==> flow/design.v <==
module flipflop(clk,en,rst,i_xdirpal,i_ydirpal,i_xnav,i_ynav,i_xpal,i_ypal,i_bri1,i_bri2,i_bri3, i_bri4,i_bri5,i_bri6,i_bri7, i_bri8,
				i_bri9, i_bri10,o_bri1,o_bri2,o_bri3, o_bri4,o_bri5,o_bri6,o_bri7, o_bri8, o_bri9, o_bri10,
				i_life, o_life, i_brick, o_brick, i_red1, i_red2, i_red3, i_red4, i_blue5, i_blue6, i_blue7, o_red1,o_red2,o_red3,o_red4,
				o_blue5, o_blue6, o_blue7,o_xdirpal,o_ydirpal,o_xnav,o_ynav,o_xpal,o_ypal
);
input clk,en,rst;
input i_xdirpal, i_ydirpal;
input [9:0] i_xnav,i_ynav,i_xpal,i_ypal;
input i_bri1,i_bri2,i_bri3, i_bri4,i_bri5,i_bri6,i_bri7, i_bri8,i_bri9,i_bri10 ;
output reg [9:0] o_xnav,o_ynav,o_xpal,o_ypal;
output reg  o_xdirpal,o_ydirpal;
output reg o_bri1,o_bri2,o_bri3, o_bri4,o_bri5,o_bri6,o_bri7, o_bri8, o_bri9, o_bri10; 
output reg [1:0] o_life;
output reg [3:0] o_brick;
input [1:0]  i_life;
input [3:0]  i_brick;
input [1:0] i_red1, i_red2, i_red3, i_red4;
input[1:0] i_blue5, i_blue6, i_blue7;
output reg [1:0]  o_red1,o_red2,o_red3,o_red4;
output reg [1:0]   o_blue5, o_blue6, o_blue7;
parameter IX_NAV = 10'd 320;	 
parameter IY_NAV = 10'd 470;
parameter IX_PAL = 10'd 320;	 
parameter IY_PAL = 10'd 450;
parameter VITE = 2'd 3;
parameter BLOCCHI = 4'd 10;
parameter RED = 2'd 3;
parameter BLUE = 2'd 2;
always@(posedge clk)
	if(rst) begin							 
				o_bri1<=1'b1;
				o_bri2<=1'b1;
				o_bri3<=1'b1;
				o_bri4<=1'b1;
				o_bri5<=1'b1;
				o_bri6<=1'b1;
				o_bri7<=1'b1;
				o_bri8<=1'b1;
				o_bri9<=1'b1;
				o_bri10<=1'b1;
				o_xdirpal<=1'b0;
				o_xnav<=IX_NAV;
				o_xpal<=IX_PAL;
				o_ydirpal<=1'b0;
				o_ynav<=IY_NAV;
				o_ypal<=IY_PAL;				
				o_life<=VITE;
				o_brick<=BLOCCHI;
				o_blue5<=BLUE;
				o_blue6<=BLUE;
				o_blue7<=BLUE;
				o_red1<=RED;
				o_red2<=RED;
				o_red3<=RED;
				o_red4<=RED;
			end
	else if(en) begin							 
				o_bri1<=i_bri1;
				o_bri2<=i_bri2;
				o_bri3<=i_bri3;
				o_bri4<=i_bri4;
				o_bri5<=i_bri5;
				o_bri6<=i_bri6;
				o_bri7<=i_bri7;
				o_bri8<=i_bri8;
				o_bri9<=i_bri9;
				o_bri10<=i_bri10;
				o_xdirpal<=i_xdirpal;
				o_xnav<=i_xnav;
				o_xpal<=i_xpal;
				o_ydirpal<=i_ydirpal;
				o_ynav<=i_ynav;
				o_ypal<=i_ypal;
				o_life<=i_life;
				o_brick<=i_brick;
				o_blue5<=i_blue5;
				o_blue6<=i_blue6;
				o_blue7<=i_blue7;
				o_red1<=i_red1;
				o_red2<=i_red2;
				o_red3<=i_red3;
				o_red4<=i_red4;
			end
endmodule
module gioco(
	i_ani_stb,														 
	i_clk,															 
	i_rst,															 
	i_animate,														 
	i_dx, 															 
	i_sx,																 
	i_start,															 
	o_x1_pal, o_x2_pal,											 
	o_y1_pal, o_y2_pal,
	o_x1_nav, o_x2_nav,											 
	o_y1_nav, o_y2_nav,
	bri1,bri2,bri3,bri4,bri5,bri6,bri7,bri8,bri9,bri10, 
	ok, ko,															 
	ff_life															 
);
input i_ani_stb, i_clk, i_rst, i_animate, i_dx, i_sx, i_start;
output [9:0] o_x1_pal, o_x2_pal, o_y1_pal, o_y2_pal, o_x1_nav, o_x2_nav, o_y1_nav, o_y2_nav;
output reg bri1,bri2,bri3,bri4,bri5,bri6,bri7,bri8,bri9,bri10;
output reg ok,ko;												
output [1:0] ff_life;
wire ff_bri1, ff_bri2, ff_bri3, ff_bri4,ff_bri5, ff_bri6, ff_bri7, ff_bri8,ff_bri9, ff_bri10;
wire [9:0] ff_x_nav,ff_y_nav,ff_x_pal,ff_y_pal;	
wire ff_x_dirpal,ff_y_dirpal;							
wire [3:0] ff_brick;
wire [1:0] ff_red1,ff_red2,ff_red3,ff_red4;
wire [1:0] ff_blue5,ff_blue6,ff_blue7;
parameter H_SIZE_BRI = 10'd 32;					 
parameter L_SIZE_BRI = 10'd 10; 					 
parameter H_SIZE_NAV = 10'd 32; 					 
parameter L_SIZE_NAV = 10'd 3;  					 
parameter IX_NAV = 10'd 320;						 
parameter IY_NAV = 10'd 470;						 
parameter D_WIDTH = 10'd 640; 				 	 
parameter D_HEIGHT = 10'd 480;					 
parameter H_SIZE_PAL = 10'd 2;					 
parameter IX_PAL = 10'd 320;						 
parameter IY_PAL = 10'd 460;						 
parameter VITE = 2'd 3;								 
parameter BLOCCHI = 4'd 10;						 
parameter ROSSO = 2'd 3;							 
parameter BLU = 2'd 2;								 
parameter wait1=4'b 0000;							 
parameter s0=4'b 0001;
parameter val=4'b 0010;
parameter win=4'b 0100;
parameter go=4'b 1000;
reg [3:0] snext,sreg;								
reg[9:0] x_nav;										 
reg[9:0] y_nav;										 
reg[9:0] x_pal;										 
reg[9:0] y_pal;										 
reg x_dir_pal;											 
reg y_dir_pal;											 
reg [1:0] life;										
reg [3:0] brick;
reg [1:0] red1,red2,red3,red4;
reg [1:0] blue5,blue6,blue7;
assign o_x1_nav = x_nav - H_SIZE_NAV;   
assign o_x2_nav = x_nav + H_SIZE_NAV;   
assign o_y1_nav = y_nav -L_SIZE_NAV; 	 
assign o_y2_nav = y_nav + L_SIZE_NAV;   
assign o_x1_pal = x_pal - H_SIZE_PAL;	 
assign o_x2_pal = x_pal + H_SIZE_PAL;	 
assign o_y1_pal = y_pal -H_SIZE_PAL;	 
assign o_y2_pal = y_pal + H_SIZE_PAL;	 
flipflop ff(									 
	.clk(i_clk),						
	.en(i_ani_stb),
	.rst(i_rst),
	.i_xdirpal(x_dir_pal),			
	.i_ydirpal(y_dir_pal),
	.i_xnav(x_nav),
	.i_ynav(y_nav),
	.i_xpal(x_pal),
	.i_ypal(y_pal),
	.i_bri1(bri1),
	.i_bri2(bri2),
	.i_bri3(bri3),
	.i_bri4(bri4),
	.i_bri5(bri5),
	.i_bri6(bri6),
	.i_bri7(bri7),
	.i_bri8(bri8),
	.i_bri9(bri9),
	.i_bri10(bri10),
	.i_life(life),
	.i_brick(brick),
	.i_red1(red1),
	.i_red2(red2),
	.i_red3(red3),
	.i_red4(red4),
	.i_blue5(blue5),
	.i_blue6(blue6),
	.i_blue7(blue7),
	.o_xdirpal(ff_x_dirpal),		 
	.o_ydirpal(ff_y_dirpal),
	.o_xnav(ff_x_nav),
	.o_ynav(ff_y_nav),
	.o_xpal(ff_x_pal),
	.o_ypal(ff_y_pal),
	.o_bri1(ff_bri1),
	.o_bri2(ff_bri2),
	.o_bri3(ff_bri3),
	.o_bri4(ff_bri4),
	.o_bri5(ff_bri5),
	.o_bri6(ff_bri6),
	.o_bri7(ff_bri7),
	.o_bri8(ff_bri8),
	.o_bri9(ff_bri9),
	.o_bri10(ff_bri10),
	.o_life(ff_life),
	.o_brick(ff_brick),
	.o_red1(ff_red1),
	.o_red2(ff_red2),
	.o_red3(ff_red3),
	.o_red4(ff_red4),
	.o_blue5(ff_blue5),
	.o_blue6(ff_blue6),
	.o_blue7(ff_blue7)
);
always@(posedge i_clk)				 
		if(i_rst)						 
			sreg<=wait1;
		else if(i_ani_stb) sreg<=snext;
always@(*)								 
		case(sreg)
			wait1:if(!i_start) snext=s0;							 
					else snext=wait1;
			s0:   if(i_animate&&i_ani_stb) snext=val; 		 
					else snext=s0;
			val:															 
				 if(!ff_life)
					snext=go;
				 else if(!ff_brick)
					snext=win;
				 else if(!(i_animate&&i_ani_stb))
						snext=s0;
				 else snext = val;
			win: if(!i_start) snext=wait1;						 
				  else snext=win;
			go:  if(!i_start) snext=wait1;						 
				  else snext=go;
			default: snext=wait1;
		endcase
always@(*)								 
	begin
		x_dir_pal=0;					 
		y_dir_pal=0;
		x_nav=IX_NAV;
		y_nav=IY_NAV;
		x_pal=IX_PAL;
		y_pal=IY_PAL;
		bri1=1;
		bri2=1;
		bri3=1;
		bri4=1;
		bri5=1;
		bri6=1;
		bri7=1;
		bri8=1;
		bri9=1;
		bri10=1;
		life=VITE;
		brick=BLOCCHI;
		ok=0;
		ko=0;
		red1=ROSSO;
		red2=ROSSO;
		red3=ROSSO;
		red4=ROSSO;
		blue5=BLU;
		blue6=BLU;
		blue7=BLU;
		case(sreg)
			wait1:				
				begin
					x_dir_pal=0;		
					y_dir_pal=0;
					x_nav=IX_NAV;
					y_nav=IY_NAV;
					x_pal=IX_PAL;
					y_pal=IY_PAL;
				   bri1=1;
					bri2=1;
					bri3=1;
					bri4=1;
					bri5=1;
					bri6=1;
					bri7=1;
					bri8=1;
					bri9=1;
					bri10=1;
					life=VITE;
					brick=BLOCCHI;
					red1=ROSSO;
					red2=ROSSO;
					red3=ROSSO;
					red4=ROSSO;
					blue5=BLU;
					blue6=BLU;
					blue7=BLU;
				end
		val: 
			begin
				x_dir_pal=ff_x_dirpal;						
				y_dir_pal=ff_y_dirpal;
				x_nav=ff_x_nav;
				y_nav=ff_y_nav;
				x_pal=ff_x_pal;
				y_pal=ff_y_pal;
				bri1=ff_bri1;
				bri2=ff_bri2;
				bri3=ff_bri3;
				bri4=ff_bri4;
				bri5=ff_bri5;
				bri6=ff_bri6;
				bri7=ff_bri7;
				bri8=ff_bri8;
				bri9=ff_bri9;
				bri10=ff_bri10;
				life=ff_life;
				brick=ff_brick;
				red1=ff_red1;
				red2=ff_red2;
				red3=ff_red3;
				red4=ff_red4;
				blue5=ff_blue5;
				blue6=ff_blue6;
				blue7=ff_blue7;
				x_pal = (x_dir_pal) ? x_pal + 10'd 2 : x_pal - 10'd 2;  		
				y_pal = (y_dir_pal) ? y_pal + 10'd 2 : y_pal - 10'd 2;
				if (i_sx==1 && i_dx==0)										 
					begin															 
					x_nav =x_nav+10'd 3;										 
						if (x_nav >= (D_WIDTH-H_SIZE_NAV-12'd 1))		 
							x_nav = (D_WIDTH-H_SIZE_NAV-10'd 1);		 
					end
				else if(i_dx==1 && i_sx ==0)								 
					begin
					x_nav = x_nav - 10'd 3;									 
						if (x_nav <= H_SIZE_NAV+12'd 1)					 
							x_nav = H_SIZE_NAV + 10'd 1;					 
					end
						else 
							x_nav=x_nav;										 
				if((y_pal <= 73)&&(y_pal >= 71))
				begin
					if((x_pal >= 140)&&(x_pal <=202)&&bri1)  
						begin
							y_dir_pal =1;  
							red1=red1-2'd 1;
							if(!red1)
								begin
									brick = brick -4'd 1;
									bri1= 1'd 0;
								end
						end
					if((x_pal >= 232)&&(x_pal <=296)&&bri2)  
						begin
							y_dir_pal =1;  
							red2=red2-2'd 1;
							if(!red2)
								begin
									brick = brick -4'd 1;	
									bri2= 1'd 0;
								end
						end
				if((x_pal >=346)&&(x_pal <=410)&&bri3)  
					begin
						y_dir_pal =1;  
						red3=red3-2'd 1;
						if(!red3)
							begin
								brick = brick -4'd 1;
								bri3= 1'd 0;
							end
					end
				if((x_pal >= 440)&&(x_pal <=504)&&bri4)  
					begin
						y_dir_pal =1;  
						red4=red4-2'd 1;
						if(!red4)
							begin
								brick = brick -4'd 1;
								bri4=1'd 0;
							end
					end
			end
	if((y_pal <= 123)&&(y_pal >= 121))
			begin
			if((x_pal >= 184)&&(x_pal <=248)&&bri5)  
					begin
					y_dir_pal =1;  
					blue5=blue5-2'd 1;
					if(!blue5)
					begin
						brick = brick -4'd 1;	
						bri5= 1'd 0;
					end
					end
				if((x_pal >= 288)&&(x_pal <=352)&&bri6)  
					begin
					y_dir_pal =1;  
					blue6=blue6-2'd 1;
					if(!blue6)
						begin	
							brick = brick -4'd 1;	
							bri6=1'd 0;
						end
					end	
				if((x_pal >= 392)&&(x_pal <=456)&&bri7)  
					begin
					y_dir_pal =1;  
					blue7=blue7-2'd 1;
					if(!blue7)
					begin
					brick = brick -4'd 1;	
					bri7= 1'd 0;
					end
					end
			end
		if((y_pal <= 173)&&(y_pal >= 171))
		begin 	if((x_pal >= 232)&&(x_pal <=296)&&bri8)  
					begin
					y_dir_pal =1;  
					bri8= 1'd 0;
				brick = brick -4'd 1;	
					end
				if((x_pal >= 346)&&(x_pal <=410)&&bri9)  
					begin
					y_dir_pal =1;  
					bri9= 1'd 0;
				brick = brick -4'd 1;	
					end
			end
			if((y_pal <= 203)&&(y_pal >= 201)&&bri10)
			begin
			if((x_pal >= 288)&&(x_pal <=352))  
					begin
					y_dir_pal =1;  
					bri10= 1'd 0;	
					brick = brick -4'd 1;
					end		
			end
			if((y_pal<=70)&&(y_pal>=50))
			begin
			if((x_pal<=205)&&(x_pal>=203)&&bri1)
					begin
						x_dir_pal=1;	 
						red1=red1-2'd 1;
						if(!red1)
						begin
						bri1=1'd 0;	
						brick = brick -4'd 1;
						end
					end
			if((x_pal<=205)&&(x_pal>=203)&&bri2)
					begin
						x_dir_pal=1;	 
						red2=red2-2'd 1;
						if(!red2)
						begin
						bri2=1'd 0;
					brick = brick -4'd 1;	
					end
					end
			if((x_pal<=413)&&(x_pal>=411)&&bri3)
						begin
							x_dir_pal=1;	 
						red3=red3-2'd 1;
					if(!red3)	begin	bri3=1'd 0;	
							brick = brick -4'd 1;
						end
						end
			if((x_pal<=507)&&(x_pal>=505)&&bri4)
						begin
							x_dir_pal=1;	 
							red4=red4-2'd 1;
							if(!red4)
							begin
							bri4=1'd 0;	
							brick = brick -4'd 1;
							end
						end
if((x_pal>=135)&&(x_pal<=137)&&bri1)
						begin
							x_dir_pal=0;	 
							red1=red1-2'd 1;
							if(!red1)
							begin
							bri1=1'd 0;	
							brick = brick -4'd 1;
							end
							end
			if((x_pal>=229)&&(x_pal<=231)&&bri2)
						begin
							x_dir_pal=0;	 
							red2=red2-2'd 1;
							if(!red2)
							begin
							bri2=1'd 0;	
							brick = brick -4'd 1;
							end
						end
			if((x_pal>=343)&&(x_pal<=345)&&bri3)
						begin
							x_dir_pal=0;	 
							red3=red3-2'd 1;
							if(!red3)
							begin
							bri3=1'd 0;	
							brick = brick -4'd 1;
							end
						end
			if((x_pal>=437)&&(x_pal<=439)&&bri4)
						begin
							x_dir_pal=0;	 
							red4=red4-2'd 1;
							if(!red4)
							begin
							bri4=1'd 0;	
							brick = brick -4'd 1;
							end
						end
				end
	if((y_pal<=120)&&(y_pal>=100))	
		begin
		if((x_pal<=251)&&(x_pal>=249)&&bri5)
						begin
							x_dir_pal=1;	 
							blue5=blue5-2'd 1;
							if(!blue5)
							begin 
							bri5=1'd 0;	
							brick = brick -4'd 1;
							end
							end
			if((x_pal<=355)&&(x_pal>=353)&&bri6)	 
						begin
							x_dir_pal=1;	 
							blue6=blue6-2'd 1;
							if(!blue6)
							begin
							bri6=1'd 0;	
							brick = brick -4'd 1;
							end
					end
			if((x_pal<=459)&&(x_pal>=457)&&bri7)	 
						begin
							x_dir_pal=1;	 
							blue7=blue7-2'd 1;
							if(!blue7)
							begin
							bri7=1'd 0;	
							brick = brick -4'd 1;
							end
						end
	if((x_pal>=181)&&(x_pal<=183)&&bri5)
						begin
							x_dir_pal=0;	 
							blue5=blue5-2'd 1;
							if(!blue5)
							begin
							bri5=1'd 0;	
							brick = brick -4'd 1;
							end
						end
			if((x_pal>=285)&&(x_pal<=287)&&bri6)
						begin
							x_dir_pal=0;	 
							blue6=blue6-2'd 1;
							if(!blue6)
							begin
							bri6=1'd 0;	
							brick = brick -4'd 1;
							end
						end	
			if((x_pal>=389)&&(x_pal<=391)&&bri7)
						begin
							x_dir_pal=0;	 
							blue7=blue7-2'd 1;
							if(!blue7)
							begin
							bri7=1'd 0;				
							brick = brick -4'd 1;
							end
						end	
	end
			if((y_pal<=170)&&(y_pal>=150))
			begin
			if((x_pal<=299)&&(x_pal>=297)&&bri8)
						begin
							x_dir_pal=1;	 
							bri8=1'd 0;	
							brick = brick -4'd 1;
						end	
			if((x_pal<=349)&&(x_pal>=347)&&bri9)	 
						begin
							x_dir_pal=1;	 
							bri9=1'd 0;	
							brick = brick -4'd 1;
						end
if((x_pal>=229)&&(x_pal<=231)&&bri8)	 
						begin
							x_dir_pal=0;	 
							bri8=1'd 0;	
							brick = brick -4'd 1;
						end
			if((x_pal>=343)&&(x_pal<=345)&&bri9)	 
						begin
							x_dir_pal=0;	 
							bri9=1'd 0;	
							brick = brick -4'd 1;
						end	
	end
					if((y_pal<=220)&&(y_pal>=200)&&bri10)	 
				begin	
				if((x_pal<=355)&&(x_pal>=353))
				begin
							x_dir_pal=1;	 
							bri10=1'd 0;	
							brick = brick -4'd 1;
						end			
			if((x_pal>=285)&&(x_pal<=287)) 
			begin
							x_dir_pal=0;	 
							bri10=1'd 0;
							brick = brick -4'd 1;	
						end	
			end	
			if((y_pal>=47)&&(y_pal<=49))
		begin	
			if((x_pal >= 138)&&(x_pal <=202)&&bri1)  
					begin
						y_dir_pal = 0;  
						red1=red1-2'd 1;
						if(!red1)
						begin
						bri1 = 1'd 0; 
						brick = brick -4'd 1;
						end
						end
				if((x_pal >= 232)&&(x_pal <=296)&&bri2)  
					begin
						y_dir_pal = 0;  
						red2=red2-2'd 1;
						if(!red2)
						begin
						bri2 =  1'd 0; 
						brick = brick -4'd 1;
						end
					end
				if((x_pal >= 346)&&(x_pal <=410)&&bri3)  
					begin
						y_dir_pal = 0;  
						red3=red3-2'd 1;
						if(!red3)
						begin
						bri3 =  1'd 0;
						brick = brick -4'd 1;	
						end
					end
				if((x_pal >= 440)&&(x_pal <=504)&&bri4)  
					begin
						y_dir_pal = 0;  
						red4=red4-2'd 1;
						if(!red4)
						begin
						bri4 =  1'd 0;
						brick = brick -4'd 1;	
						end
					end	
	end	
		if((y_pal>=97)&&(y_pal<=99))
			begin
			if((x_pal >= 184)&&(x_pal <=248)&&bri5)  
					begin
						y_dir_pal = 0;  
						blue5=blue5-2'd 1;
						if(!blue5)
						begin
						bri5 =  1'd 0;
						brick = brick -4'd 1;	
						end
					end	
				if((x_pal >= 288)&&(x_pal <=352)&&bri6)  
					begin
						y_dir_pal = 0;  
						blue6=blue6-2'd 1;
						if(!blue6)
						begin
						bri6 =  1'd 0; 
						brick = brick -4'd 1;
						end
					end	
				if((x_pal >= 392)&&(x_pal <=456)&&bri7)  
					begin
						y_dir_pal = 0;  
						blue7=blue7-2'd 1;
						if(!blue7)
						begin
						bri7 =  1'd 0; 
						brick = brick -4'd 1;
						end
					end
			end
			if((y_pal>=147)&&(y_pal<=149))
		begin 
			if((x_pal >= 232)&&(x_pal <=296)&&bri8)  
					begin
						y_dir_pal = 0;  
						bri8 =  1'd 0;
						brick = brick -4'd 1;	
					end
				if((x_pal >=346)&&(x_pal <=410)&&bri9)  
					begin
						y_dir_pal = 0;  
						bri9 =  1'd 0;
						brick = brick -4'd 1;	
					end	
			end
			if((y_pal>=197)&&(y_pal<=199))
				if((x_pal >= 288)&&(x_pal <=352)&&bri10)  
					begin
						y_dir_pal = 0;  
						bri10 =  1'd 0;
						brick = brick -4'd 1;	
					end
			if(x_pal <= H_SIZE_PAL+1)					 
				x_dir_pal=1;							 
			if(x_pal >= (D_WIDTH-H_SIZE_PAL-1))			 
				x_dir_pal = 0;							 
			if (y_pal <= H_SIZE_PAL + 1)		 
				y_dir_pal = 1;				 
			if (y_pal>=463)								
				if ((x_pal >= x_nav-H_SIZE_NAV)&&(x_pal <= x_nav + H_SIZE_NAV))	 
					y_dir_pal = 0;							 
				else 
					begin								
						life=life-2'b01;
						x_pal = IX_PAL;
						y_pal = IY_PAL;
						x_nav = IX_NAV;
					end
		end
		s0:
			begin
				x_dir_pal=ff_x_dirpal;						 
				y_dir_pal=ff_y_dirpal;
				x_nav=ff_x_nav;
				y_nav=ff_y_nav;
				x_pal=ff_x_pal;
				y_pal=ff_y_pal;
				bri1=ff_bri1;
				bri2=ff_bri2;
				bri3=ff_bri3;
				bri4=ff_bri4;
				bri5=ff_bri5;
				bri6=ff_bri6;
				bri7=ff_bri7;
				bri8=ff_bri8;
				bri9=ff_bri9;
				bri10=ff_bri10;
				life=ff_life;
				brick=ff_brick;
				red1=ff_red1;
				red2=ff_red2;
				red3=ff_red3;
				red4=ff_red4;
				blue5=ff_blue5;
				blue6=ff_blue6;
				blue7=ff_blue7;
			end
		win:begin
					ok=1;
			 end
		go:begin
					ko=1;
			end
	   default:
			begin
				x_dir_pal=0;
				y_dir_pal=0;
				x_nav=IX_NAV;
				y_nav=IY_NAV;
				x_pal=IX_PAL;
				y_pal=IY_PAL;
				bri1=1;
				bri2=1;
				bri3=1;
				bri4=1;
				bri5=1;
				bri6=1;
				bri7=1;
				bri8=1;
				bri9=1;
				bri10=1;
				life=VITE;
				brick=BLOCCHI;
				ok=0;
				ko=0;
				red1=ROSSO;
				red2=ROSSO;
				red3=ROSSO;
				red4=ROSSO;
				blue5=BLU;
				blue6=BLU;
				blue7=BLU;
			end
		endcase
end			
endmodule
==> Step by step through the tools: gioco <==
The steps from the RTL of gioco to its reports follow in flow order.
Line numbers count from 1 in the design file above.
Operators: Yosys type, input widths -> output width; for muxes data width and select width s.
Cell names lack the library's common part.
{ "inputs": {"top_module": "gioco", "clock_port": "i_clk", "lib": "sky130hd", "lib_corner": "tt_025C_1v80"} }

==> Word level <==
Source: Yosys, flattened and elaborated, memories not mapped. Widths are those after wreduce. Registers that Yosys merges into a memory's read port (data or address) are not register bits. Print and check cells do not count. Equal cells are merged and count once.
{ "bits": {"register_bits": 76, "latch_bits": 0, "mem_bits_rw": 0, "romBits": 0, "clocked_rd_ports_x_width": 0, "memories": 0, "in_bits": 7, "out_inout_bits": 94, "word_cells": 777} }
{ "op_classes": {"addsub": 85, "multipliers": 0, "n_div": 0, "compare": 77, "equal": 6, "n_shift": 0, "muxes": 468, "n_logic": 3, "n_reduce_logical": 112} }
{ "op_table": {"columns": ["op", "count"], "rows": [
  ["$mux 4", 150],
  ["$mux 1", 198],
  ["$sub 4x1->4 const B", 40],
  ["$mux 2", 80],
  ["$ge 10x8->1 const B", 15],
  ["$ge 10x9->1 const B", 15],
  ["$le 10x9->1 const B", 15],
  ["$mux 10", 14],
  ["$le 10x8->1 const B", 13],
  ["$logic_and 1x1->1", 78],
  ["$add 10x2->10 const B", 6],
  ["$sub 10x2->10 const B", 6],
  ["$pmux 10 s2", 3],
  ["$sub 2x1->2 const B", 29],
  ["$logic_not 2->1", 29],
  ["$le 10x7->1 const B", 5],
  ["$ge 10x7->1 const B", 4],
  ["$pmux 2 s2", 8],
  ["$pmux 1 s2", 12],
  ["$ge 10x10->1 const B", 2],
  ["$le 10x2->1 const B", 2],
  ["$add 10x6->10 const B", 2],
  ["$sub 10x6->10 const B", 2],
  ["$ge 10x6->1 const B", 2],
  ["$le 10x6->1 const B", 2],
  ["$pmux 4 s5", 1],
  ["$ge 10x10->1", 1],
  ["$le 10x10->1", 1]
]} }
Not listed: further kinds 12, cells in them 16.

==> Logic depth <==
Longest topological path by Yosys (ltp), each cell counted once; first at word level (registers and memories cut), then after technology mapping (sequential cells cut; the memories' decode and read muxes count).
{ "depth": {"ltp_word": 191, "ABC_AREA": 0, "mapped_depth": 93, "ltp_nobuf": 90} }

==> Netlist <==
Yosys stat after the flow's synthesis: flattened, memories mapped to cells. It holds for the ABC_AREA given above (unset counts as 0); a run with the other value may have another netlist.
{ "mapped": {"stdcells": 2002, "yosys_area_um2": 13839.5, "seqArea_um2": 1541.5, "flip_flops": 77, "buffers": 120} }
{ "types": {"columns": ["cell_type", "count", "area_total_um2"], "rows": [
  ["dfxtp_1", 77, 1.54E+03],
  ["ha_1", 109, 1.36E+03],
  ["xnor2_1", 104, 910.874],
  ["nand2_1", 208, 780.749],
  ["nor2_1", 203, 761.981],
  ["o21ai_0", 125, 625.6],
  ["xor2_1", 63, 551.779],
  ["a21oi_1", 91, 455.437],
  ["nand3_1", 89, 445.427],
  ["inv_1", 95, 356.592],
  ["nor3_1", 64, 320.307],
  ["clkbuf_1", 81, 304.042],
  ["and3_1", 40, 250.24],
  ["mux2i_1", 22, 220.211],
  ["a31oi_1", 34, 212.704],
  ["nand4_1", 34, 212.704],
  ["and2_1", 33, 206.448],
  ["a211oi_1", 27, 202.694]
]} }
Not listed: further types 89, cells in them 503.
The figures by module come from a second, unflattened synthesis with its own total; it is not the netlist above.
{ "hier_totals": {"hier_cells": 1894, "hier_area_um2": 13665.6} }
Each row is one instance without its submodules.
{ "by_module": {"columns": ["module", "n_inst", "cells", "area_um2", "seq_area_um2"], "rows": [
  ["gioco", 1, 1658, 11000.6, 100.1],
  ["flipflop", 1, 236, 2665.1, 1441.4]
]} }

==> Worst setup path after synthesis <==
OpenSTA on the mapped netlist: ideal clock, no wires. The path of least setup slack (recovery checks aside). Input and output delay are each 20% of the period. Register names are those of the netlist, which keeps one name where synthesis merged equal registers.
{ "synth_path": {"path_type": "register to register", "startpoint": "register ff.o_xpal[1]", "endpoint": "register ff.o_brick[3]", "clock_period_ns": 24.0, "setup_ns": 0.125, "launch_ns": 0.000, "arrival_ns": 17.797, "t_required_ns": 23.875, "setup_slack_ns": 6.078, "path_delay_ns": 17.922, "stages": 92, "path_buffers": 2, "synth_period_reached_ns": 17.922} }
"path_delay_ns" = arrival - input delay + setup time.
"stages": output pins that drive a net of the path, with the launching flip-flop's if there is one; two outputs of one cell count as two.
"synth_period_reached_ns" = period - worst setup slack (recovery checks aside). The figure is calculated, with input and output delays left at 20% of the set period.
Between the ends stands the longest chain of elaborated cells between them, by number of cells; it is not shown to be the way that was timed. Of several equally long chains one is given.
Each line given opens the expression or statement behind the cell; cells for indexed reads and writes are added by Yosys, which also makes memories of some case tables.
{ "synth_via": {"path_cell_list": "dfxtp_1 -> inv_1 -> fa_1 -> nand2b_1 -> a21o_1 -> and3_1 -> buf_4 -> nor2_2 -> inv_2 -> buf_2 -> and4_1 -> a22oi_1 -> o211a_1 -> nor2_1 -> ha_1 -> o21ai_0 -> o21ai_0 -> ha_1 -> [... 56 more ...] -> o22ai_1 -> a31oi_1 -> ha_1 -> o21bai_1 -> a21oi_1 -> ha_1 -> a21oi_1 -> a21oi_1 -> xor2_1 -> xnor2_1 -> o21a_1 -> or3_1 -> a211oi_2 -> nor3_1 -> or3_1 -> a22o_1 -> and3_1 -> o41a_1", "elab_chain_cells": 191, "cone_cells": 502, "cone_classes": "add/sub: 62; compare: 45; mux: 313; reduce/logical: 82"} }
{ "synth_lines": {"columns": ["element", "line_no", "rtl"], "rows": [
  ["start: declaration", 10, "output reg [9:0] o_xnav,o_ynav,o_xpal,o_ypal;"],
  ["start: assignment", 43, "o_xpal<=IX_PAL;"],
  ["start: assignment", 70, "o_xpal<=i_xpal;"],
  ["$sub 10x2->10", 315, "x_pal = (x_dir_pal) ? x_pal + 10'd 2 : x_pal - 10'd 2;"],
  ["$mux 10", 315, null],
  ["$ge 10x8->1", 333, "if((x_pal >= 140)&&(x_pal <=202)&&bri1)"],
  ["$logic_and 1x1->1 (2 in a row)", 333, null],
  ["$mux 4", 333, null],
  ["$mux 4", 331, "if((y_pal <= 73)&&(y_pal >= 71))"],
  ["$mux 4", 259, "case(sreg)"],
  ["[... 176 more ...]", null, null],
  ["$mux 4", 700, "if((x_pal >=346)&&(x_pal <=410)&&bri9)"],
  ["$mux 4", 692, "if((y_pal>=147)&&(y_pal<=149))"],
  ["$mux 4", 259, null],
  ["$sub 4x1->4", 712, "brick = brick -4'd 1;"],
  ["$mux 4", 708, "if((x_pal >= 288)&&(x_pal <=352)&&bri10)"],
  ["$mux 4", 707, "if((y_pal>=197)&&(y_pal<=199))"],
  ["$pmux 4 s2", 259, null],
  ["end: assignment", 48, "o_brick<=BLOCCHI;"],
  ["end: assignment", 75, "o_brick<=i_brick;"],
  ["end: declaration", 14, "output reg [3:0] o_brick;"]
]} }

==> Timing after layout <==
Path of least setup slack in the final report of record 2 (OpenROAD, finished layout, wires in). Where an end is a register, its clock arrival counts in the times.
{ "layout_path": {"path_type": "register to register", "startpoint": "register ff.o_xdirpal", "endpoint": "register ff.o_brick[3]", "clock_period_ns": 17.4, "setup_ns": 0.11, "launch_ns": 0.37, "arrival_ns": 18.04, "t_required_ns": 17.66, "setup_slack_ns": -0.38, "stages": 92, "path_buffers": 1} }
Between the ends stands the longest chain of elaborated cells between them, by number of cells; it is not shown to be the way that was timed. Of several equally long chains one is given.
{ "layout_via": {"path_cell_list": "dfxtp_1 -> inv_2 -> ha_1 -> a211oi_4 -> nor2_1 -> or2_1 -> buf_4 -> inv_2 -> o21ai_0 -> and4_1 -> o21a_1 -> nor2_2 -> nand2_1 -> xnor2_1 -> ha_1 -> o21ai_2 -> o21ai_1 -> ha_1 -> [... 56 more ...] -> o22ai_1 -> a31oi_1 -> ha_1 -> o21bai_1 -> a21oi_2 -> ha_1 -> a21oi_1 -> a21oi_1 -> xor2_1 -> xnor2_2 -> o21a_1 -> or3_1 -> a211oi_2 -> nor3_1 -> or3_1 -> a22o_1 -> and3_1 -> o41a_1", "elab_chain_cells": 190, "cone_cells": 500, "cone_classes": "add/sub: 60; compare: 45; mux: 313; reduce/logical: 82"} }
{ "layout_lines": {"columns": ["element", "line_no", "rtl"], "rows": [
  ["start: declaration", 11, "output reg  o_xdirpal,o_ydirpal;"],
  ["start: assignment", 41, "o_xdirpal<=1'b0;"],
  ["start: assignment", 68, "o_xdirpal<=i_xdirpal;"],
  ["$mux 10", 315, "x_pal = (x_dir_pal) ? x_pal + 10'd 2 : x_pal - 10'd 2;"],
  ["$ge 10x8->1", 333, "if((x_pal >= 140)&&(x_pal <=202)&&bri1)"],
  ["$logic_and 1x1->1 (2 in a row)", 333, null],
  ["$mux 4", 333, null],
  ["$mux 4", 331, "if((y_pal <= 73)&&(y_pal >= 71))"],
  ["$mux 4", 259, "case(sreg)"],
  ["$sub 4x1->4", 349, "brick = brick -4'd 1;"],
  ["[... 175 more ...]", null, null],
  ["$mux 4", 700, "if((x_pal >=346)&&(x_pal <=410)&&bri9)"],
  ["$mux 4", 692, "if((y_pal>=147)&&(y_pal<=149))"],
  ["$mux 4", 259, null],
  ["$sub 4x1->4", 712, "brick = brick -4'd 1;"],
  ["$mux 4", 708, "if((x_pal >= 288)&&(x_pal <=352)&&bri10)"],
  ["$mux 4", 707, "if((y_pal>=197)&&(y_pal<=199))"],
  ["$pmux 4 s2", 259, null],
  ["end: assignment", 48, "o_brick<=BLOCCHI;"],
  ["end: assignment", 75, "o_brick<=i_brick;"],
  ["end: declaration", 14, "output reg [3:0] o_brick;"]
]} }

Add stored flow runs of gioco

Top module gioco; platform sky130hd; tools Yosys and OpenROAD; 5 stored runs in no particular order. Input and output delays are each 20% of the period that was set; the output load is 0.01 pF.
By "period_less_ws_ns" is meant the clock period of the run minus its worst setup slack. This is arithmetic on one report: input and output delays are still those of the set period (20% each).
"worst_path_ns" is the time allowed to the run's worst setup path (the clock period less input and output delay, where it has them) less its slack. Clock arrival times count: a late capture clock shortens it, a late launch clock lengthens it.
By "power_total_w" is meant OpenSTA's value without simulated activity: inputs other than the clock are taken to toggle once in ten clock periods, and the tool carries that through the logic.
[
  {
    "run": "record 1",
    "settings": { "CAP_MARGIN": 25, "CELL_PAD_IN_SITES_DETAIL_PLACEMENT": 2, "CORE_MARGIN": 2, "CORE_UTILIZATION": 62, "CTS_CLUSTER_SIZE": 21, "GPL_ROUTABILITY_DRIVEN": 0, "HOLD_SLACK_MARGIN": 0.26, "MAX_ROUTING_LAYER": "met4", "MIN_ROUTING_LAYER": "met2", "PLACE_DENSITY_LB_ADDON": 0.13, "SETUP_SLACK_MARGIN": 1.92, "SLEW_MARGIN": 30, "period_ns": 15.2 },
    "outcome": "did not finish, placement stopped with DPL-0033"
  },
  {
    "run": "record 2",
    "settings": { "CELL_PAD_IN_SITES_DETAIL_PLACEMENT": 0, "CORE_MARGIN": 4, "CORE_UTILIZATION": 30, "CTS_CLUSTER_SIZE": 20, "GPL_ROUTABILITY_DRIVEN": 1, "HOLD_SLACK_MARGIN": 0.2, "MAX_ROUTING_LAYER": "met5", "PLACE_DENSITY_LB_ADDON": 0.07, "SETUP_SLACK_MARGIN": -1.54, "SLEW_MARGIN": 30, "period_ns": 17.4, "CAP_MARGIN": 20 },
    "results": { "yosys_chip_area_um2": 13839.5, "design.die.area_um2": 49633.2, "layout_stdcell_area_um2": 17051.4, "fin_util_pct": 37.5, "setup_ws_ns": -0.383, "setupTns_ns": -0.383, "final_hold_ws_ns": 0.506, "power_total_w": 0.0007706, "period_less_ws_ns": 17.783, "worst_path_ns": 17.78, "worst_path_kind": "register to register" }
  },
  {
    "run": "record 3",
    "settings": { "CAP_MARGIN": 25, "CELL_PAD_IN_SITES_DETAIL_PLACEMENT": 2, "CORE_MARGIN": 7, "CORE_UTILIZATION": 62, "CTS_CLUSTER_DIAMETER": 144, "CTS_CLUSTER_SIZE": 21, "GPL_ROUTABILITY_DRIVEN": 0, "HOLD_SLACK_MARGIN": 0.26, "MAX_ROUTING_LAYER": "met4", "MIN_ROUTING_LAYER": "met2", "PLACE_DENSITY": 0.46, "SLEW_MARGIN": 10, "TNS_END_PERCENT": 45, "period_ns": 19.2 },
    "outcome": "did not finish, placement stopped with DPL-0033"
  },
  {
    "run": "record 4",
    "settings": { "CAP_MARGIN": 25, "CELL_PAD_IN_SITES_DETAIL_PLACEMENT": 2, "CORE_MARGIN": 2, "CORE_UTILIZATION": 62, "CTS_CLUSTER_SIZE": 21, "GPL_ROUTABILITY_DRIVEN": 0, "HOLD_SLACK_MARGIN": 0.26, "MAX_ROUTING_LAYER": "met4", "MIN_ROUTING_LAYER": "met2", "PLACE_DENSITY": 0.46, "SETUP_SLACK_MARGIN": 1.92, "SLEW_MARGIN": 10, "period_ns": 14.2 },
    "outcome": "did not finish, placement stopped with DPL-0033"
  },
  {
    "run": "record 5",
    "settings": { "ABC_AREA": 1, "CELL_PAD_IN_SITES_DETAIL_PLACEMENT": 1, "CELL_PAD_IN_SITES_GLOBAL_PLACEMENT": 0, "CORE_MARGIN": 9, "CORE_UTILIZATION": 68, "CTS_CLUSTER_SIZE": 70, "GPL_ROUTABILITY_DRIVEN": 1, "GPL_TIMING_DRIVEN": 0, "MIN_ROUTING_LAYER": "met2", "SETUP_SLACK_MARGIN": -1.27, "SLEW_MARGIN": 25, "period_ns": 24.0, "CAP_MARGIN": 20 },
    "outcome": "did not finish, placement stopped with DPL-0033"
  }
]
